==> flow/design.v <==
module vga640x480(
    input wire i_clk,            
    input wire i_pix_stb,        
    input wire i_rst,            
    output wire o_hs,            
    output wire o_vs,            
    output wire o_blanking,      
    output wire o_active,        
    output wire o_screenend,     
    output wire o_animate,       
    output wire [9:0] o_x,       
    output wire [8:0] o_y        
    );
    localparam HS_STA = 16;               
    localparam HS_END = 16 + 96;          
    localparam HA_STA = 16 + 96 + 48;     
    localparam VS_STA = 480 + 10;         
    localparam VS_END = 480 + 10 + 2;     
    localparam VA_END = 480;              
    localparam LINE   = 800;              
    localparam SCREEN = 525;              
    reg [9:0] h_count;   
    reg [9:0] v_count;   
    assign o_hs = ~((h_count >= HS_STA) & (h_count < HS_END));
    assign o_vs = ~((v_count >= VS_STA) & (v_count < VS_END));
    assign o_x = (h_count < HA_STA) ? 0 : (h_count - HA_STA);
    assign o_y = (v_count >= VA_END) ? (VA_END - 1) : (v_count);
    assign o_blanking = ((h_count < HA_STA) | (v_count > VA_END - 1));
    assign o_active = ~((h_count < HA_STA) | (v_count > VA_END - 1)); 
    assign o_screenend = ((v_count == SCREEN - 1) & (h_count == LINE));
    assign o_animate = ((v_count == VA_END - 1) & (h_count == LINE));
    always @ (posedge i_clk)
    begin
        if (i_rst)   
        begin
            h_count <= 0;
            v_count <= 0;
        end
        if (i_pix_stb)   
        begin
            if (h_count == LINE)   
            begin
                h_count <= 0;
                v_count <= v_count + 1;
            end
            else 
                h_count <= h_count + 1;
            if (v_count == SCREEN)   
                v_count <= 0;
        end
    end
endmodule
module blockRunner(
    input wire CLK,              
    input wire RST_BTN,          
    output wire VGA_HS_O,        
    output wire VGA_VS_O,        
    output reg [3:0] VGA_R,      
    output reg [3:0] VGA_G,      
    output reg [3:0] VGA_B,      
    output wire a, ba, c, d, e, f, g,
    output wire a1, ba1, c1, d1, e1, f1, g1,
    output wire a2, ba2, c2, d2, e2, f2, g2,
    output wire a3, ba3, c3, d3, e3, f3, g3,
    input SW0,
    input KEY0,
    input KEY1,
    input KEY2,
    input KEY3
    );
    wire rst = ~RST_BTN;     
    reg [15:0] cnt;
    reg pix_stb;
    always @(posedge CLK)
        if (RST_BTN == 1'b0)
            {pix_stb, cnt} <= 17'd0;
        else
            {pix_stb, cnt} <= cnt + 16'h8000;   
    wire [9:0] x;   
    wire [8:0] y;   
    vga640x480 display (
        .i_clk(CLK),
        .i_pix_stb(pix_stb),
        .i_rst(rst),
        .o_hs(VGA_HS_O),
        .o_vs(VGA_VS_O),
        .o_x(x),
        .o_y(y)
    );
   	wire backDrop, sun, moon, cloud, cloud2, cloud3;
   	assign backDrop = ((x > 0) & (y > 300) & (x < 640) & (y < 477)) ? 1 : 0;
	assign sun = ((x > 475) & (y > 50) & (x < 550) & (y < 125)) ? 1 : 0;
	assign moon = ((x > 475) & (y > 50) & (x < 550) & (y < 125)) ? 1 : 0;
	assign cloud = ((x > cloud1X) & (x < cloud1Width + cloud1X) & (y > 75) & (y < 125)) ? 1 : 0;
	assign cloud2 = ((x > cloud2X) & (x < cloud2Width + cloud2X) & (y > 100) & (y < 150)) ? 1 : 0;
	assign cloud3 = ((x > cloud3X) & (x < cloud3Width + cloud3X) & (y > 85) & (y < 135)) ? 1 : 0;
	assign star = ((x > 20) & (x < 25) & (y > 50) & (y < 55)) ? 1 : 0;
	assign star1 = ((x > 70) & (x < 75) & (y > 125) & (y < 130)) ? 1 : 0;
	assign star2 = ((x > 100) & (x < 105) & (y > 30) & (y < 35)) ? 1 : 0;
	assign star3 = ((x > 150) & (x < 155) & (y > 65) & (y < 70)) ? 1 : 0;
	assign star4 = ((x > 200) & (x < 205) & (y > 20) & (y < 25)) ? 1 : 0;
	assign star5 = ((x > 240) & (x < 245) & (y > 80) & (y < 85)) ? 1 : 0;
	assign star6 = ((x > 300) & (x < 305) & (y > 90) & (y < 95)) ? 1 : 0;
	assign star7 = ((x > 340) & (x < 345) & (y > 40) & (y < 45)) ? 1 : 0;
	assign star8 = ((x > 410) & (x < 415) & (y > 75) & (y < 80)) ? 1 : 0;
	assign star9 = ((x > 450) & (x < 455) & (y > 90) & (y < 95)) ? 1 : 0;
	assign o1left = ((x > 90) & (y > 120) & (x < 120) & (y < 250)) ? 1 : 0;
	assign o1right = ((x > 190) & (y > 120) & (x < 220) & (y < 250)) ? 1 : 0;
	assign o1top = ((x > 90) & (y > 120) & (x < 220) & (y < 150)) ? 1 : 0;
	assign o1bottom = ((x > 90) & (y > 220) & (x < 220) & (y < 250)) ? 1 : 0;
	assign o2left = ((x > 285) & (y > 120) & (x < 315) & (y < 250)) ? 1 : 0;
	assign o2right = ((x > 385 ) & (y > 120) & (x < 415) & (y < 250 )) ? 1 : 0;
	assign o2top = ((x > 285) & (y > 120) & (x < 415) & (y < 150)) ? 1 : 0;
	assign o2bottom = ((x > 285) & (y > 220) & (x < 415) & (y < 250)) ? 1 : 0;
	assign fleft = ((x > 480) & (y > 120) & (x < 510) & (y <  250)) ? 1 : 0;
	assign ftop = ((x > 490) & (y > 120) & (x < 570) & (y < 150)) ? 1 : 0;
	assign fbottom = ((x > 490) & (y > 180) & (x < 550) & (y < 210)) ? 1 : 0;
	reg[9:0] cloud1X, cloud2X, cloud3X;
	reg[9:0] cloud1Width, cloud2Width, cloud3Width;
	reg nightToggle, dayToggle;
always@(posedge CLK)
	begin
		case(s)
			menu: begin
					cloud1X <= 10'd110;
					cloud2X <= 10'd300;
					cloud3X <= 10'd10;
					cloud1Width <= 10'd100;
					cloud2Width <= 10'd100;
					cloud3Width <= 10'd90;
					nightToggle <= 1'd0;
					dayToggle <= 1'd1;
					end
			playingDay: begin
						if(countTime >= 990)
							begin
								cloud1X <= cloud1X + 3'd2;
								cloud2X <= cloud2X + 1'd1;
								cloud3X <= cloud3X + 1'd1;
							end
						if(countDayNight >= 20)
							begin
								nightToggle <= !nightToggle;
								dayToggle <= !dayToggle;
							end
						end
			playingNight: begin
						if(countTime >= 990)
							begin
								cloud1X <= cloud1X + 3'd2;
								cloud2X <= cloud2X + 1'd1;
								cloud3X <= cloud3X + 1'd1;
							end
						if(countDayNight >= 20)
							begin
								nightToggle <= !nightToggle;
								dayToggle <= !dayToggle;
							end
						end		
		endcase
	end
	reg [1:0] s;
	reg [1:0] ns;
	parameter 
		menu = 2'd0,
		lose = 2'd1,
		playingDay = 2'd2,
		playingNight = 2'd3;
always@(posedge CLK or negedge RST_BTN)
begin
	if (RST_BTN == 1'b0)
		begin
			s <= menu;
		end
	else
		begin
			s <= ns;
		end
end
always@(*)
begin
	case(s)
		menu: 	begin
				if(KEY0 == 1'b0)
				begin
					ns = playingDay;
				end
				else
					ns = menu;
				end
		playingDay: begin
				if(hit == 1'b1)
					ns = lose;
				else if(nightToggle)
					ns = playingNight;
				else
					ns = playingDay;
				end
		playingNight: begin
				if(hit == 1'b1)
					ns = lose;
				else if(dayToggle)
					ns = playingDay;
				else
					ns = playingNight;
				end
		lose: begin
				if(KEY1 == 1'b0)
					ns = menu;
				else
					ns = lose;
				end
	endcase
end
sevenSeg ones(oneOut[3], oneOut[2], oneOut[1], oneOut[0], a, ba, c, d, e, f, g);
sevenSeg tens(tenOut[3], tenOut[2], tenOut[1], tenOut[0], a1, ba1, c1, d1, e1, f1, g1);
sevenSeg hunds(hunOut[3], hunOut[2], hunOut[1], hunOut[0], a2, ba2, c2, d2, e2, f2, g2);
sevenSeg thous(thoOut[3], thoOut[2], thoOut[1], thoOut[0], a3, ba3, c3, d3, e3, f3, g3);
reg[3:0] oneCount, oneHi, oneOut;
reg[3:0] tenCount, tenHi, tenOut;
reg[3:0] hunCount, hunHi, hunOut;
reg[3:0] thoCount, thoHi, thoOut;
always@(posedge CLK)
	begin
		if(RST_BTN == 1'b0)
			begin
				oneHi <= 4'd0;
				tenHi <= 4'd0;
				hunHi <= 4'd0;
				thoHi <= 4'd0;
			end
		if(SW0 == 1'b1)
			begin
				oneOut <= oneHi;
				tenOut <= tenHi;
				hunOut <= hunHi;
				thoOut <= thoHi;
			end
		else
			begin
				oneOut <= oneCount;
				tenOut <= tenCount;
				hunOut <= hunCount;
				thoOut <= thoCount;
			end
		case(s)
			menu: begin
					oneCount <= 4'd0;
					tenCount <= 4'd0;
					hunCount <= 4'd0;
					thoCount <= 4'd0;
					end
			playingDay: begin
						if(countTime >= 1_000)
							begin
								oneCount <= oneCount + 1'd1;
								if(oneCount >= 4'd9)
									begin
										tenCount <= tenCount + 1'd1;
										oneCount <= 1'd0;
									end
								if(tenCount > 4'd9)
									begin
										hunCount <= hunCount + 1'd1;
										tenCount <= 1'd0;
									end
								if(hunCount > 4'd9)
									begin
										thoCount <= thoCount + 1'd1;
										hunCount <= 1'd0;
									end
							end
						end
				playingNight: begin
						if(countTime >= 1_000)
							begin
								oneCount <= oneCount + 1'd1;
								if(oneCount >= 4'd9)
									begin
										tenCount <= tenCount + 1'd1;
										oneCount <= 1'd0;
									end
								if(tenCount >= 4'd9)
									begin
										hunCount <= hunCount + 1'd1;
										tenCount <= 1'd0;
									end
								if(hunCount >= 4'd9)
									begin
										thoCount <= thoCount + 1'd1;
										hunCount <= 1'd0;
									end
							end
						end
				lose: begin
						if(thoCount > thoHi)
							begin
								oneHi <= oneCount;
								tenHi <= tenCount;
								hunHi <= hunCount;
								thoHi <= thoCount;
							end
						else if(thoCount == thoHi)
							begin
								if(hunCount > hunHi)
									begin
										oneHi <= oneCount;
										tenHi <= tenCount;
										hunHi <= hunCount;
										thoHi <= thoCount;
									end
								else if(hunCount == hunHi)
									begin
										if(tenCount > tenHi)
											begin
												oneHi <= oneCount;
												tenHi <= tenCount;
												hunHi <= hunCount;
												thoHi <= thoCount;
											end
										else if(tenCount == tenHi)
											begin
												if(oneCount > oneHi)
													begin
														oneHi <= oneCount;
														tenHi <= tenCount;
														hunHi <= hunCount;
														thoHi <= thoCount;
													end
											end
									end
							end
						end				
			endcase
	end
wire bg = ~(backDrop || sun || blocks[0] || blocks[1] || blocks[2] || blocks[3] || dino || cloud || cloud2 || cloud3) && (x >= 1 && x <= 639 && y >= 1 && y <= 479);
always@(*)
	begin
		case(s)
			menu: begin
						VGA_R[3] = backDrop | sun;        
						VGA_G[3] = blocks[0] | blocks[1] | blocks[3] | blocks[2] | sun;  
						VGA_B[3] = dino | bg;         
						VGA_R[2] = backDrop | sun | cloud | cloud2 | cloud3 | bg;         
						VGA_G[2] = blocks[0] | blocks[1] | blocks[3] | blocks[2] | backDrop | sun | cloud | cloud2 | cloud3 | bg;  
						VGA_B[2] = cloud | cloud2 | cloud3 | dino;         
						VGA_R[1] = backDrop | sun | cloud | cloud2 | cloud3 | bg;         
						VGA_G[1] = backDrop | sun | cloud | cloud2 | cloud3 | bg;  
						VGA_B[1] = backDrop | cloud | cloud2 | cloud3 | dino;         
						VGA_R[0] = backDrop | cloud | cloud2 | cloud3;         
						VGA_G[0] = cloud | cloud2 | cloud3;  
						VGA_B[0] = cloud | cloud2 | cloud3 | dino | bg;         
					end
			playingDay: begin
						VGA_R[3] = backDrop | sun;         
						VGA_G[3] = blocks[0] | blocks[1] | blocks[3] | blocks[2] | sun;  
						VGA_B[3] = dino | bg;         
						VGA_R[2] = backDrop | sun | cloud | cloud2 | cloud3 | bg;         
						VGA_G[2] = backDrop | blocks[0] | blocks[1] | blocks[3] | blocks[2] | sun | cloud | cloud2 | cloud3 | bg;  
						VGA_B[2] = dino | cloud | cloud2 | cloud3;         
						VGA_R[1] = backDrop | sun | cloud | cloud2 | cloud3 | bg;         
						VGA_G[1] = backDrop | sun | cloud | cloud2 | cloud3 | bg; 
						VGA_B[1] = backDrop | dino | cloud | cloud2 | cloud3;         
						VGA_R[0] = backDrop | cloud | cloud2 | cloud3;         
						VGA_G[0] = cloud | cloud2 | cloud3;  
						VGA_B[0] = dino | cloud | cloud2 | cloud3 | bg;         
					end
			playingNight: begin
						VGA_R[3] = moon | star | star1 | star2 | star3 | star4 | star5 | star6 | star7 | star8 | star9;
						VGA_G[3] = moon | star | star1 | star2 | star3 | star4 | star5 | star6 | star7 | star8 | star9 | blocks[0] | blocks[1] | blocks[3] | blocks[2];  
						VGA_B[3] = dino | moon | star | star1 | star2 | star3 | star4 | star5 | star6 | star7 | star8 | star9;         
						VGA_R[2] = backDrop | moon | cloud | cloud2 | cloud3 |star | star1 | star2 | star3 | star4 | star5 | star6 | star7 | star8 | star9;         
						VGA_G[2] = backDrop | moon | cloud | cloud2 | cloud3 | star | star1 | star2 | star3 | star4 | star5 | star6 | star7 | star8 | star9 | blocks[0] | blocks[1] | blocks[3] | blocks[2];  
						VGA_B[2] = dino | cloud | cloud2 | cloud3 | moon | star | star1 | star2 | star3 | star4 | star5 | star6 | star7 | star8 | star9;         
						VGA_R[1] = backDrop | moon | cloud | cloud2 | cloud3 | star | star1 | star2 | star3 | star4 | star5 | star6 | star7 | star8 | star9;         
						VGA_G[1] = backDrop | moon | cloud | cloud2 | cloud3 | star | star1 | star2 | star3 | star4 | star5 | star6 | star7 | star8 | star9; 
						VGA_B[1] = backDrop | dino | cloud | cloud2 | cloud3 | moon | star | star1 | star2 | star3 | star4 | star5 | star6 | star7 | star8 | star9;         
						VGA_R[0] = backDrop | cloud | cloud2 | cloud3 | moon | star | star1 | star2 | star3 | star4 | star5 | star6 | star7 | star8 | star9;         
						VGA_G[0] = cloud | cloud2 | cloud3 | moon | star | star1 | star2 | star3 | star4 | star5 | star6 | star7 | star8 | star9;  
						VGA_B[0] = dino | cloud | cloud2 | cloud3 | moon | star | star1 | star2 | star3 | star4 | star5 | star6 | star7 | star8 | star9;         
						end
			lose: begin
						VGA_R[0] = backDrop;         
						VGA_G[0] = blocks[0] | blocks[1] | blocks[3] | blocks[2];  
						VGA_B[0] = 0;         
						VGA_R[1] = backDrop | o1left | o1right | o1bottom | o1top | o2left | o2right | o2top | o2bottom | fleft | ftop | fbottom;         
						VGA_G[1] = 0;  
						VGA_B[1] = 0;        
						VGA_R[2] = backDrop;         
						VGA_G[2] = 0; 
						VGA_B[2] = 0;         
						VGA_R[3] = backDrop | o1left | o1right | o1bottom | o1top | o2left | o2right | o2top | o2bottom | fleft | ftop | fbottom;         
						VGA_G[3] = 0;  
						VGA_B[3] = 0;         
					end
		endcase
end
wire dino;
reg[9:0] dinoX;
reg[8:0] dinoY;
reg[9:0] dinoWidth;
reg[8:0] dinoHeight;
reg[1:0] direction;
reg[7:0] speedD;
reg[19:0] count;
reg[7:0] count2;
reg st_count2;
always@(posedge CLK)
	begin
		case(s)
		menu: 		begin
					dinoX <= 75;
					dinoWidth <= 15;
					dinoHeight <= 40;			
				end
		playingDay: begin
			if(KEY2 == 1'b0)  
				begin
					dinoX <= 75;
					dinoWidth <= 15;
					dinoHeight <= 20;
					speedD <= 2;
				end
			else 
				begin
					dinoX <= 75;
					dinoWidth <= 15;
					dinoHeight <= 40;
					speedD <= 2;
				end
			end
		playingNight: begin
			if(KEY2 == 1'b0)  
				begin
					dinoX <= 75;
					dinoWidth <= 15;
					dinoHeight <= 20;
					speedD <= 2;
				end
			else 
				begin
					dinoX <= 75;
					dinoWidth <= 15;
					dinoHeight <= 40;
					speedD <= 2;
				end
			end
		endcase
	end
always@(posedge CLK)
	begin
		if(RST_BTN == 1'b0)
			begin
				count <= 20'd0;
				count2 <= 8'd0;
				st_count2 <= 1'b0;
			end
		else
		begin
		if(count == 20'd5000)
			begin
				count <= 20'd0;
			end
		else
			begin
				count <= count + 20'd1;
			end
		if (st_count2 == 1'b1)
			begin
				if (count2 <= 8'd90)
					begin
						if (count == 20'd5000)
							begin
								count2 <= count2 + 1'b1;
							end
					end
				else
					begin
						st_count2 <= 1'b0;
						count2 <= 8'd0;
					end
			end
		case(s)
			playingDay: begin
						if(KEY3 == 1'b0)
							begin
								st_count2 <= 1'b1;
							end
						else if(KEY2 == 1'b0 && st_count2 == 1'b1)
							begin
								count2 <= 8'd90;
							end
						end
			playingNight: begin
						if(KEY3 == 1'b0)
							begin
								st_count2 <= 1'b1;
							end
						else if(KEY2 == 1'b0 && st_count2 == 1'b1)
							begin
								count2 <= 8'd90;
							end
						end
		endcase
		end
end
assign dino = ((x > dinoX) & (x < dinoWidth + dinoX) & (y > dinoY) & (y < dinoHeight + dinoY)) ? 1 : 0;
always@(posedge CLK)
	begin
		case(s)
			menu: begin
					dinoY <= 260;
					direction <= 2'd3;
					end
			playingDay: begin
					if(count == 20'd5000)  
						begin
							if(direction == 2'b1)
								begin
									dinoY <= dinoY - speedD;
								end
							else if(direction == 2'd2)
								begin
									dinoY <= dinoY + speedD;
								end
							else if (direction == 2'd3)
								begin
									dinoY <= dinoY;
								end
							if(count2 > 8'd0 && count2 <= 8'd45)
								begin
									direction <= 2'b1;
								end
							else if(count2 >= 8'd45 && count2 <= 8'd90)
								begin
									direction <= 2'd2;
								end
							else if(count2 == 8'd0)
								begin
									direction <= 2'd3;
								end
							end
							else if(KEY2 == 1'b0  && (count2 >= 90 || count2 == 0))  
								begin
									dinoY <= 280;
								end
							else if(count2 >= 90 || count2 == 0)
								begin
									dinoY <= 260;
								end
						end
			playingNight: begin
					if(count == 20'd5000)  
						begin
							if(direction == 2'b1)
								begin
									dinoY <= dinoY - speedD;
								end
							else if(direction == 2'd2)
								begin
									dinoY <= dinoY + speedD;
								end
							else if (direction == 2'd3)
								begin
									dinoY <= dinoY;
								end
							if(count2 > 8'd0 && count2 <= 8'd45)
								begin
									direction <= 2'b1;
								end
							else if(count2 >= 8'd45 && count2 <= 8'd90)
								begin
									direction <= 2'd2;
								end
							else if(count2 == 8'd0)
								begin
									direction <= 2'd3;
								end
							end
							else if(KEY2 == 1'b0  && (count2 >= 90 || count2 == 0))
								begin
									dinoY <= 280;
								end
							else if(count2 >= 90 || count2 == 0)
								begin
									dinoY <= 260;
								end
					end
		endcase
end
	randomBlock randGen(CLK, rstRand, rstSeed, seed, ranHeight, ranWidth, ranY);
	reg rstRand;
	wire[3:0] blocks;
	reg[9:0] b1X, b2X, b3X, b4X;
	reg[8:0] b1Y, b2Y, b3Y, b4Y;
	wire[8:0] ranY;
	reg[9:0] b1Width, b2Width, b3Width, b4Width;
	wire[8:0] ranWidth;
	reg[8:0] b1Height, b2Height, b3Height, b4Height;
	wire[8:0] ranHeight;
	reg[7:0] speedB;
	reg[19:0] countB1, countB2;
	reg[25:0] countTime;
	reg[5:0] countTime2, countDayNight;
	assign blocks[0] = ((x > b1X) & (x < b1Width + b1X) & (y > b1Y) & (y < b1Height + b1Y)) ? 1 : 0;
	assign blocks[1] = ((x > b2X) & (x < b2Width + b2X) & (y > b2Y) & (y < b2Height + b2Y)) ? 1 : 0;
	assign blocks[2] = ((x > b3X) & (x < b3Width + b3X) & (y > b3Y) & (y < b3Height + b3Y)) ? 1 : 0;
	assign blocks[3] = ((x > b4X) & (x < b4Width + b4X) & (y > b4Y) & (y < b4Height + b4Y)) ? 1 : 0;
always@(posedge CLK) 
	begin
		if(RST_BTN == 1'b0)
			begin
				countTime <= 26'd0;
				countB1 <= 20'd0;
			end
		case(s)
			menu: begin
				b1Width <= 20;
				b2Width <= 20;
				b3Width <= 20;
				b4Width <= 25;
				b1Height <= 20;
				b2Height <= 40;
				b3Height <= 30;
				b4Height <= 10;
				b1Y <= 280;
				b2Y <= 260;
				b3Y <= 270;
				b4Y <= 260;
				b1X <= 10;
				b2X <= 690;
				b3X <= 460;
				b4X <= 230;
				speedB <= 1;
				countTime2 <= 1'd0;
				countDayNight <= 1'd0;
				rstRand <= 1'b0;
				end
			playingDay:	begin
					rstRand <= 1'b1;				
					if(blocks[0] == 1'b1 && (b1X < 1 || b1X > 679))
						begin
							b2Width <= ranWidth;
							b2Height <= ranHeight;
							b2Y <= ranY;
						end
					if(blocks[1] == 1'b1 && (b2X < 1 || b2X > 679))
						begin
							b3Width <= ranWidth;
							b3Height <= ranHeight;
							b3Y <= ranY;
						end
					if(blocks[2] == 1'b1 && (b3X < 1 || b3X > 679))
						begin
							b4Width <= ranWidth;
							b4Height <= ranHeight;
							b4Y <= ranY;
						end
					if(blocks[3] == 1'b1 && (b4X < 1 || b4X > 679))
						begin
							b1Width <= ranWidth;
							b1Height <= ranHeight;
							b1Y <= ranY;
						end
					countTime <= countTime + 1'd1;
					countB1 <= countB1 + 1'd1;
					if(countB1 == 20'd5000)
						begin
							b1X <= b1X - speedB;
							b2X <= b2X - speedB;
							b3X <= b3X - speedB;
							b4X <= b4X - speedB;
							countB1 <= 20'd0;
						end
					if(countTime >= 1_000)
						begin
							countTime <= 0;
							countTime2 <= countTime2 + 1'd1;
							countDayNight <= countDayNight + 1'd1;
						end
					if(countTime2 >= 5'd30 && speedB <= 5'd3)
						begin
							speedB <= speedB + 1'd1;
							countTime2 <= 1'd0;
						end
					if(countDayNight >= 5'd20)
						begin
							countDayNight <= 5'd0;
						end
				end
			playingNight:	begin
					rstRand <= 1'b1;
					if(blocks[0] == 1'b1 && (b1X < 1 || b1X > 679))
						begin
							b1Width <= ranWidth;
							b1Height <= ranHeight;
							b1Y <= ranY;
						end
					if(blocks[1] == 1'b1 && (b2X < 1 || b2X > 679))
						begin
							b2Width <= ranWidth;
							b2Height <= ranHeight;
							b2Y <= ranY;
						end
					if(blocks[2] == 1'b1 && (b3X < 1 || b3X > 679))
						begin
							b3Width <= ranWidth;
							b3Height <= ranHeight;
							b3Y <= ranY;
						end
					if(blocks[3] == 1'b1 && (b4X < 1 || b4X > 679))
						begin
							b4Width <= ranWidth;
							b4Height <= ranHeight;
							b4Y <= ranY;
						end
					countTime <= countTime + 1'd1;
					countB1 <= countB1 + 1'd1;
					if(countB1 == 20'd5000)
						begin
							b1X <= b1X - speedB;
							b2X <= b2X - speedB;
							b3X <= b3X - speedB;
							b4X <= b4X - speedB;
							countB1 <= 20'd0;
						end
					if(countTime >= 1_000)
						begin
							countTime <= 0;
							countTime2 <= countTime2 + 1'd1;
							countDayNight <= countDayNight + 1'd1;
						end
					if(countTime2 >= 5'd30 && speedB <= 5'd3)
						begin
							speedB <= speedB + 1'd1;
							countTime2 <= 1'd0;
						end
					if(countDayNight >= 5'd20)
						begin
							countDayNight <= 5'd0;
						end
				end
		endcase
	end
reg[2:0] seedCount, seed;
reg rstSeed;
always@(posedge CLK)
	begin
		case(s)
			menu: begin
					rstSeed <= 1'b1;
					seedCount <= 1'b0;
					end
			playingDay: begin
							rstSeed <= 1'b1;
							seedCount <= seedCount + 1'd1;
							if(seedCount >= 3'd8)
								begin
									seedCount <= 3'd0;
								end
							if(KEY3 == 1'b0 || KEY2 == 1'b0)
								begin
									rstSeed <= 1'b0;
									seed <= seedCount;
								end
							end
			playingNight: begin
							rstSeed <= 1'b1;
							seedCount <= seedCount + 1'd1;
							if(seedCount >= 3'd8)
								begin
									seedCount <= 3'd0;
								end
							if(KEY3 == 1'b0 || KEY2 == 1'b0)
								begin
									rstSeed <= 1'b0;
									seed <= seedCount;
								end
							end
		endcase
	end
wire hit;
assign hit = ((dino && blocks[0]) || (dino && blocks[1]) || (dino && blocks[3]) || (dino && blocks[2]));
endmodule
module sevenSeg(a, b, c, d, o1, o2, o3, o4, o5, o6, o7);
	input a, b, c, d; 
	output o1, o2, o3, o4, o5, o6, o7;
	assign o1 =~((~b&~d) | (~a&c) | (b&c) | (a&~d) | (~a&b&d) | (a&~b&~c));
	assign o2 =~((~a&~b) | (~b&~d) | (~a&~c&~d) | (~a&c&d) | (a&~c&d));
	assign o3 =~((~a&~c) | (~a&d) | (~c&d) | (~a&b) | (a&~b));
	assign o4 =~((~a&~b&~d) | (~b&c&d) | (b&~c&d) | (b&c&~d) | (a&~c&~d));
	assign o5 =~((~b&~d) | (c&~d) | (a&c) | (a&b));
	assign o6 =~((~c&~d) | (b&~d) | (a&~b) | (a&c) | (~a&b&~c));
	assign o7 =~((~b&c) | (c&~d) | (a&~b) | (a&d) | (~a&b&~c));
endmodule 
module linearFeedShiftReg(
input clk, rst, rstSeed,
input[2:0] seed,
output reg[2:0] out
);
always@(posedge clk)
	begin
		if(rst == 1'b0)
			out <= seed;
		else
			out <= {out[1]^out[2], out[2:0]};
	end
endmodule
module randomBlock(
input clk, rst, rstSeed,
input[2:0] seed,
output reg[5:0] height, width,
output reg[8:0] yVal
);
reg[2:0] S, NS;
wire[2:0] out;
linearFeedShiftReg regboi(clk, rstSeed, seed, out);
parameter
	blockT1 = 3'b000,
	blockT2 = 3'b001,
	blockT3 = 3'b010,
	blockT4 = 3'b011,
	blockT5 = 3'b100,
	blockT6 = 3'b101,
	blockT7 = 3'b110,
	blockT8 = 3'b111;
always@(posedge clk or negedge rst)
	begin
		if(rst == 1'b0)
			S <= blockT1;
		else
			S <= NS;
	end
always@(posedge clk)
	begin
		case(S)
			blockT1: begin
						height <= 6'd20;
						width <= 6'd20;
						yVal <= 9'd280;
						NS <= blockT2;
						end
			blockT2: begin
						height <= 6'd40;
						width <= 6'd15;
						yVal <= 9'd260;
						NS <= blockT3;
						end
			blockT3: begin
						height <= 6'd30;
						width <= 6'd10;
						yVal <= 9'd270;
						NS <= blockT4;
						end
			blockT4: begin
						height <= 6'd40;
						width <= 6'd20;
						yVal <= 9'd260;
						NS <= blockT5;
						end
			blockT5: begin
						height <= 6'd35;
						width <= 6'd20;
						yVal <= 9'd265;
						NS <= blockT6;
						end
			blockT6: begin
						height <= 6'd10;
						width <= 6'd25;
						yVal <= 9'd270;
						NS <= blockT7;
						end
			blockT7: begin
						height <= 6'd10;
						width <= 6'd25;
						yVal <= 9'd280;
						NS <= blockT8;
						end
			blockT8: begin
						height <= 6'd10;
						width <= 6'd25;
						yVal <= 9'd260;
						NS <= blockT1;
						end
			default: NS <= out;
		endcase
	end
endmodule
Lab notebook: blockRunner

Tool chain data of blockRunner. Module blockRunner before and after one edit of its RTL, step after step. "original" refers to lines of the RTL above, "edited" to lines of the edited file. "difference" is "edited" less "original", of the values as shown; "rel. change" is that difference over "original", in percent. Operators carry their Yosys type and port widths (W data, S select, Z words). The mark - stands for no value.

Design top: blockRunner. Clock port: CLK. Standard-cell library: sky130hd. Library corner: tt_025C_1v80.

Edit of the RTL. The edit as a unified diff against the file above. A script made this edit. It changes what the design does and was not meant as an optimisation.

```diff
@@ -60,5 +60,5 @@
     output reg [3:0] VGA_B,      
     output wire a, ba, c, d, e, f, g,
-    output wire a1, ba1, c1, d1, e1, f1, g1,
+    output wire a1, ba1, c1, d1_o, e1, f1, g1,
     output wire a2, ba2, c2, d2, e2, f2, g2,
     output wire a3, ba3, c3, d3, e3, f3, g3,
@@ -69,4 +69,8 @@
     input KEY3
     );
+    wire d1;
+    reg d1_d1;
+    always @(posedge CLK) d1_d1 <= d1;
+    assign d1_o = d1_d1;
     wire rst = ~RST_BTN;     
     reg [15:0] cnt;
```

Word-level counts. Source: Yosys, flattened and elaborated, memories not mapped. Widths are those after wreduce. Registers that Yosys merges into a memory's read port (data or address) are not register bits. Print and check cells do not count. Yosys's memory passes give these memory sizes; they may raise the number of words (mostly to a power of two), join words into wider ones and drop unused or constant bits.

Bit counts: bits in registers (original 405, edited 406, difference +1, rel. change +0.25%); bits in latches (original 0, edited 0, difference 0); memory bits (writable) (original 0, edited 0, difference 0); memory bits (read-only) (original 152, edited 152, difference 0, rel. change 0.00%); word width x clocked read ports (original 19, edited 19, difference 0, rel. change 0.00%); memory cells (original 1, edited 1, difference 0, rel. change 0.00%); input port bits (original 7, edited 7, difference 0, rel. change 0.00%); output and inout bits (original 42, edited 42, difference 0, rel. change 0.00%); word-level cells (original 1026, edited 1027, difference +1, rel. change +0.10%).

Cells by class: $add $sub $neg (original 36, edited 36, difference 0, rel. change 0.00%); multipliers (original 0, edited 0, difference 0); divide/modulo/power cells (original 0, edited 0, difference 0); magnitude comparators (original 129, edited 129, difference 0, rel. change 0.00%); eq/ne operators (original 39, edited 39, difference 0, rel. change 0.00%); shift operators (original 0, edited 0, difference 0); muxes and demuxes (original 200, edited 200, difference 0, rel. change 0.00%); bitwise operators (original 509, edited 509, difference 0, rel. change 0.00%); reduce/logical cells (original 59, edited 59, difference 0, rel. change 0.00%).

Memory list: shape (words x width / read and write ports) (original 8 x 19 bit 1R0W, edited 8 x 19 bit 1R0W).

Unchanged operator kinds not shown: 105.

Longest topological paths. Longest topological path by Yosys (ltp), each cell counted once; first at word level (registers and memories cut), then after technology mapping (sequential cells cut; the memories' decode and read muxes count).

Logic depth: depth after elaboration (original 26, edited 26, difference 0, rel. change 0.00%); ABC_AREA (original 0, edited 0); mapped depth (original 20, edited 19, difference -1, rel. change -5.00%); gate-level depth less buffers (original 18, edited 18, difference 0, rel. change 0.00%).

Netlist. Source: synth_stat.txt of the flow (Yosys; design flattened, memories mapped). It holds for the ABC_AREA given above (unset counts as 0); a run with the other value may have another netlist.

Cell types: sky130_fd_sc_hd__o21ai_0 (original 160, edited 174, difference +14, rel. change +8.75%); sky130_fd_sc_hd__nor3_1 (original 67, edited 79, difference +12, rel. change +17.91%); sky130_fd_sc_hd__inv_1 (original 256, edited 246, difference -10, rel. change -3.91%); sky130_fd_sc_hd__nor2_1 (original 277, edited 268, difference -9, rel. change -3.25%); sky130_fd_sc_hd__nor4_1 (original 33, edited 41, difference +8, rel. change +24.24%); sky130_fd_sc_hd__clkbuf_1 (original 79, edited 72, difference -7, rel. change -8.86%); sky130_fd_sc_hd__buf_2 (original 13, edited 20, difference +7, rel. change +53.85%); sky130_fd_sc_hd__a211o_1 (original 12, edited 5, difference -7, rel. change -58.33%); sky130_fd_sc_hd__nand3_1 (original 90, edited 96, difference +6, rel. change +6.67%); sky130_fd_sc_hd__nand4_1 (original 48, edited 54, difference +6, rel. change +12.50%); sky130_fd_sc_hd__nand2b_1 (original 40, edited 46, difference +6, rel. change +15.00%); sky130_fd_sc_hd__o21bai_1 (original 19, edited 13, difference -6, rel. change -31.58%); sky130_fd_sc_hd__a21oi_1 (original 165, edited 170, difference +5, rel. change +3.03%); sky130_fd_sc_hd__and2_1 (original 38, edited 43, difference +5, rel. change +13.16%); sky130_fd_sc_hd__or3_1 (original 21, edited 26, difference +5, rel. change +23.81%); sky130_fd_sc_hd__mux2i_1 (original 19, edited 24, difference +5, rel. change +26.32%); sky130_fd_sc_hd__a2111oi_0 (original 13, edited 18, difference +5, rel. change +38.46%); sky130_fd_sc_hd__a221oi_1 (original 11, edited 6, difference -5, rel. change -45.45%).

Unchanged cell types not shown: 14. Not every row of either side is listed.

Mapped netlist: cell count (original 2824, edited 2910, difference +86, rel. change +3.05%); cell area after synthesis (mm2) (original 0.0253568, edited 0.0260024, difference +0.0006456, rel. change +2.55%); sequential area (mm2) (original 0.0090149, edited 0.0090349, difference +0.0000200, rel. change +0.22%); mapped flip-flops (original 332, edited 333, difference +1, rel. change +0.30%); buffer cells (original 99, edited 108, difference +9, rel. change +9.09%).

The figures by module come from a second, unflattened synthesis with its own total; it is not the netlist above.

Unflattened totals: cell total of the unflattened synthesis (original 2887, edited 2884, difference -3, rel. change -0.10%); area total of the unflattened synthesis (mm2) (original 0.0270184, edited 0.0270672, difference +0.0000488, rel. change +0.18%).

Each row is one instance without its submodules.

Modules, original: blockRunner (instances 1, cells 2527, area 0.0239054 mm2, seq. area 0.0089098 mm2); vga640x480 (instances 1, cells 177, area 0.0014989 mm2, seq. area 0.0005005 mm2); sevenSeg (instances 4, cells 32, area 0.0002302 mm2, seq. area 0 mm2); randomBlock (instances 1, cells 55, area 0.0006932 mm2, seq. area 0.0004154 mm2).

Modules, edited: blockRunner (instances 1, cells 2524, area 0.0239542 mm2, seq. area 0.0089298 mm2); vga640x480 (instances 1, cells 177, area 0.0014989 mm2, seq. area 0.0005005 mm2); sevenSeg (instances 4, cells 32, area 0.0002302 mm2, seq. area 0 mm2); randomBlock (instances 1, cells 55, area 0.0006932 mm2, seq. area 0.0004154 mm2).

Worst setup path after synthesis. OpenSTA on the mapped netlist: ideal clock, no wires. The path of least setup slack (recovery checks aside). Input and output delay are each 20% of the period. Register names are those of the netlist, which keeps one name where synthesis merged equal registers.

Timing post-synthesis: kind (original flip-flop to output port, edited flip-flop to output port); start point (original register display.h_count[5], edited register display.h_count[6]); end point (original output VGA_R[2], edited output VGA_B[3]); clock period (ns) (original 10.0, edited 10.0, difference 0.0, rel. change 0.00%); output delay (ns) (original 2.000, edited 2.000, difference 0.000, rel. change 0.00%); launch time at the first pin (ns) (original 0.000, edited 0.000, difference 0.000); data arrival time (ns) (original 4.664, edited 4.295, difference -0.369, rel. change -7.91%); required time (ns) (original 8.000, edited 8.000, difference 0.000, rel. change 0.00%); path slack (ns) (original 3.336, edited 3.705, difference +0.369); path delay (ns) (original 4.664, edited 4.295, difference -0.369, rel. change -7.91%); stages (original 19, edited 16, difference -3, rel. change -15.79%); path buffers (original 5, edited 3, difference -2, rel. change -40.00%); period reached after synthesis (ns) (original 6.664, edited 6.295, difference -0.369, rel. change -5.54%).

"path delay" is the arrival time less input delay plus setup time. At an output port there is no setup time. "stages": output pins that drive a net of the path, with the launching flip-flop's if there is one; two outputs of one cell count as two. "period reached after synthesis" is the clock period less the worst setup slack; recovery checks do not enter. This is arithmetic on one report: input and output delays are still those of the set period (20% each). The rows between start and end are the longest chain of elaborated cells between them; the timing report does not say that the signal goes this way. Where chains are equally long, one stands for them. A line is the first line of the expression or statement that the cell stems from. Yosys adds cells for indexed reads and writes and turns some case tables into memories. A register here has more assigning lines than the two given.

On the way, post-synthesis, original:
Cells stage by stage: sky130_fd_sc_hd__edfxtp_1 sky130_fd_sc_hd__buf_2 sky130_fd_sc_hd__clkbuf_1 sky130_fd_sc_hd__buf_1 sky130_fd_sc_hd__inv_1 sky130_fd_sc_hd__ha_1 sky130_fd_sc_hd__clkbuf_1 sky130_fd_sc_hd__buf_2 sky130_fd_sc_hd__nand2_1 sky130_fd_sc_hd__o2bb2ai_1 sky130_fd_sc_hd__ha_1 sky130_fd_sc_hd__nand4_1 sky130_fd_sc_hd__nor2_1 sky130_fd_sc_hd__a2111o_1 sky130_fd_sc_hd__a2111oi_0 sky130_fd_sc_hd__a311oi_4 sky130_fd_sc_hd__nor3b_2 sky130_fd_sc_hd__o21a_1 sky130_fd_sc_hd__o21ai_0. Length of the longest elaborated chain: 22. The entry for elaborated cells on any way between the ends reads 155. Those cells by class: 1 x add/sub; 43 x compare; 22 x mux; 76 x logic; 13 x reduce/logical.

RTL lines, path post-synthesis, original: start: declaration (line 22) `reg [9:0] h_count;`; start: assignment (line 36) `h_count <= 0;`; start: assignment (line 47) `h_count <= h_count + 1;`; $lt A10 B8 Y1 (line 26) `assign o_x = (h_count < HA_STA) ? 0 : (h_count - HA_STA);`; $mux W10 (line 26); $gt A10 B1 Y1 (line 91) `assign backDrop = ((x > 0) & (y > 300) & (x < 640) & (y < 477)) ? 1 : 0;`; $and A1 B1 Y1 x3 (line 91); $mux W1 (line 91); $or A1 B1 Y1 x14 (line 372) `VGA_R[2] = backDrop | moon | cloud | cloud2 | cloud3 |star | star1 | star2 | star3 | star4 | star5 | star6 | s ...`; $pmux W1 S3 (line 339) `case(s)`; end: declaration (line 58) `output reg [3:0] VGA_R,`.

On the way, post-synthesis, edited:
Cells stage by stage: sky130_fd_sc_hd__edfxtp_1 sky130_fd_sc_hd__buf_2 sky130_fd_sc_hd__buf_2 sky130_fd_sc_hd__inv_1 sky130_fd_sc_hd__ha_1 sky130_fd_sc_hd__clkbuf_1 sky130_fd_sc_hd__a21oi_1 sky130_fd_sc_hd__ha_1 sky130_fd_sc_hd__and4_1 sky130_fd_sc_hd__a221o_1 sky130_fd_sc_hd__a221oi_1 sky130_fd_sc_hd__a2111oi_0 sky130_fd_sc_hd__o211ai_2 sky130_fd_sc_hd__nand4_4 sky130_fd_sc_hd__o32a_1 sky130_fd_sc_hd__a21oi_1. Length of the longest elaborated chain: 20. The entry for elaborated cells on any way between the ends reads 152. Those cells by class: 1 x add/sub; 43 x compare; 22 x mux; 73 x logic; 13 x reduce/logical.

RTL lines, path post-synthesis, edited: start: declaration (line 22) `reg [9:0] h_count;`; start: assignment (line 36) `h_count <= 0;`; start: assignment (line 47) `h_count <= h_count + 1;`; $lt A10 B8 Y1 (line 26) `assign o_x = (h_count < HA_STA) ? 0 : (h_count - HA_STA);`; $mux W10 (line 26); $gt A10 B1 Y1 (line 95) `assign backDrop = ((x > 0) & (y > 300) & (x < 640) & (y < 477)) ? 1 : 0;`; $and A1 B1 Y1 x3 (line 95); $mux W1 (line 95); $logic_or A1 B1 Y1 x9 (line 340) `wire bg = ~(backDrop || sun || blocks[0] || blocks[1] || blocks[2] || blocks[3] || dino || cloud || cloud2 || ...`; $not A1 Y1 (line 340); $logic_and A1 B1 Y1 (line 340); $or A1 B1 Y1 (line 361) `VGA_B[3] = dino | bg;`; $pmux W1 S3 (line 343) `case(s)`; end: declaration (line 60) `output reg [3:0] VGA_B,`.

Timing after layout. From the final timing report of each run of set A: the path of least setup slack in the routed layout; clock arrival at registers is part of the times.

Timing after layout: kind (original flip-flop to output port, edited flip-flop to output port); start point (original register display.h_count[7], edited register display.h_count[6]); end point (original output VGA_B[0], edited output VGA_B[3]); clock period (ns) (original 8.31, edited 8.31, difference 0.00, rel. change 0.00%); output delay (ns) (original 1.66, edited 1.66, difference 0.00, rel. change 0.00%); launch time at the first pin (ns) (original 0.57, edited 0.58, difference +0.01, rel. change +1.75%); data arrival time (ns) (original 6.12, edited 6.16, difference +0.04, rel. change +0.65%); required time (ns) (original 6.65, edited 6.65, difference 0.00, rel. change 0.00%); path slack (ns) (original 0.53, edited 0.49, difference -0.04); stages (original 15, edited 19, difference +4, rel. change +26.67%); path buffers (original 1, edited 2, difference +1, rel. change +100.00%).

The rows between start and end are the longest chain of elaborated cells between them; the timing report does not say that the signal goes this way. Where chains are equally long, one stands for them. A register here has more assigning lines than the two given.

On the way, after layout, original:
Cells stage by stage: sky130_fd_sc_hd__edfxtp_1 sky130_fd_sc_hd__o21a_1 sky130_fd_sc_hd__nor2_1 sky130_fd_sc_hd__a21oi_1 sky130_fd_sc_hd__inv_1 sky130_fd_sc_hd__ha_1 sky130_fd_sc_hd__nand4_1 sky130_fd_sc_hd__or3_1 sky130_fd_sc_hd__a211oi_1 sky130_fd_sc_hd__nor4b_1 sky130_fd_sc_hd__o311ai_0 sky130_fd_sc_hd__nand4_1 sky130_fd_sc_hd__nand4bb_1 sky130_fd_sc_hd__a41oi_1 sky130_fd_sc_hd__clkdlybuf4s50_1. Length of the longest elaborated chain: 22. The entry for elaborated cells on any way between the ends reads 159. Those cells by class: 1 x add/sub; 43 x compare; 22 x mux; 80 x logic; 13 x reduce/logical.

RTL lines, path after layout, original: start: declaration (line 22) `reg [9:0] h_count;`; start: assignment (line 36) `h_count <= 0;`; start: assignment (line 47) `h_count <= h_count + 1;`; $lt A10 B8 Y1 (line 26) `assign o_x = (h_count < HA_STA) ? 0 : (h_count - HA_STA);`; $mux W10 (line 26); $gt A10 B7 Y1 (line 507) `assign dino = ((x > dinoX) & (x < dinoWidth + dinoX) & (y > dinoY) & (y < dinoHeight + dinoY)) ? 1 : 0;`; $and A1 B1 Y1 x3 (line 507); $mux W1 (line 507); $or A1 B1 Y1 x14 (line 380) `VGA_B[0] = dino | cloud | cloud2 | cloud3 | moon | star | star1 | star2 | star3 | star4 | star5 | star6 | star ...`; $pmux W1 S4 (line 339) `case(s)`; end: declaration (line 60) `output reg [3:0] VGA_B,`.

On the way, after layout, edited:
Cells stage by stage: sky130_fd_sc_hd__edfxtp_1 sky130_fd_sc_hd__buf_4 sky130_fd_sc_hd__inv_1 sky130_fd_sc_hd__ha_1 sky130_fd_sc_hd__and2b_1 sky130_fd_sc_hd__o21ai_0 sky130_fd_sc_hd__o31a_1 sky130_fd_sc_hd__inv_1 sky130_fd_sc_hd__ha_1 sky130_fd_sc_hd__nand4_1 sky130_fd_sc_hd__nor3_1 sky130_fd_sc_hd__o211ai_1 sky130_fd_sc_hd__o31ai_1 sky130_fd_sc_hd__a2111oi_0 sky130_fd_sc_hd__nor3_2 sky130_fd_sc_hd__nand2_1 sky130_fd_sc_hd__o32a_1 sky130_fd_sc_hd__a21oi_1 sky130_fd_sc_hd__clkdlybuf4s50_1. Length of the longest elaborated chain: 20. The entry for elaborated cells on any way between the ends reads 152. Those cells by class: 1 x add/sub; 43 x compare; 22 x mux; 73 x logic; 13 x reduce/logical.

RTL lines, path after layout, edited: start: declaration (line 22) `reg [9:0] h_count;`; start: assignment (line 36) `h_count <= 0;`; start: assignment (line 47) `h_count <= h_count + 1;`; $lt A10 B8 Y1 (line 26) `assign o_x = (h_count < HA_STA) ? 0 : (h_count - HA_STA);`; $mux W10 (line 26); $gt A10 B1 Y1 (line 95) `assign backDrop = ((x > 0) & (y > 300) & (x < 640) & (y < 477)) ? 1 : 0;`; $and A1 B1 Y1 x3 (line 95); $mux W1 (line 95); $logic_or A1 B1 Y1 x9 (line 340) `wire bg = ~(backDrop || sun || blocks[0] || blocks[1] || blocks[2] || blocks[3] || dino || cloud || cloud2 || ...`; $not A1 Y1 (line 340); $logic_and A1 B1 Y1 (line 340); $or A1 B1 Y1 (line 361) `VGA_B[3] = dino | bg;`; $pmux W1 S3 (line 343) `case(s)`; end: declaration (line 60) `output reg [3:0] VGA_B,`.

Layout results. Both versions went through the flow (Yosys, OpenROAD) with the same settings in each pair. Constraints: input delay and output delay 20% of the set period each, output load 0.01 pF.

Settings, set A:
CORE_UTILIZATION: 40. The entry for period_ns reads 8.31. Under CAP_MARGIN stands 20. The entry for CORE_MARGIN reads 2. SLEW_MARGIN: 20.

Final reports, set A: cell area after synthesis (mm2) (original 0.0253568, edited 0.0260024, difference +0.0006456, rel. change +2.55%); die area (mm2) (original 0.0654209, edited 0.0670603, difference +0.0016394, rel. change +2.51%); standard-cell area after layout (mm2) (original 0.0282483, edited 0.028725, difference +0.0004767, rel. change +1.69%); final design utilization (%) (original 44.9, edited 44.6, difference -0.3); smallest setup slack (ns) (original 0.530, edited 0.492, difference -0.038); sum of negative setup slack (ns) (original 0.000, edited 0.000, difference 0.000); overall power (µW) (original 9521, edited 9432, difference -89, rel. change -0.93%); clock period achieved (ns) (original 7.780, edited 7.818, difference +0.038, rel. change +0.49%).

Settings, set B:
The entry for CELL_PAD_IN_SITES_DETAIL_PLACEMENT reads 0. CORE_UTILIZATION: 33. MAX_ROUTING_LAYER: met5. MIN_ROUTING_LAYER: met1. PLACE_DENSITY_LB_ADDON: 0.25. The figure for TNS_END_PERCENT is 25. The entry for period_ns reads 9.66. Under CAP_MARGIN stands 20. The entry for CORE_MARGIN reads 2. SLEW_MARGIN: 20.

Final reports, set B: cell area after synthesis (mm2) (original 0.0253568, edited 0.0260024, difference +0.0006456, rel. change +2.55%); die area (mm2) (original 0.0790734, edited 0.0810569, difference +0.0019835, rel. change +2.51%); standard-cell area after layout (mm2) (original 0.0283459, edited 0.0290729, difference +0.0007270, rel. change +2.56%); final design utilization (%) (original 37.3, edited 37.4, difference +0.1); smallest setup slack (ns) (original 1.355, edited 1.339, difference -0.016); sum of negative setup slack (ns) (original 0.000, edited 0.000, difference 0.000); overall power (µW) (original 8066, edited 8220, difference +154, rel. change +1.91%); clock period achieved (ns) (original 8.305, edited 8.321, difference +0.016, rel. change +0.19%).

"clock period achieved": clock period set for the run, less the worst setup slack. It is reckoned from that one timing run; input and output delays stay at 20% of the period that was set. By "overall power" is meant OpenSTA's value without simulated activity: inputs other than the clock are taken to toggle once in ten clock periods, and the tool carries that through the logic.
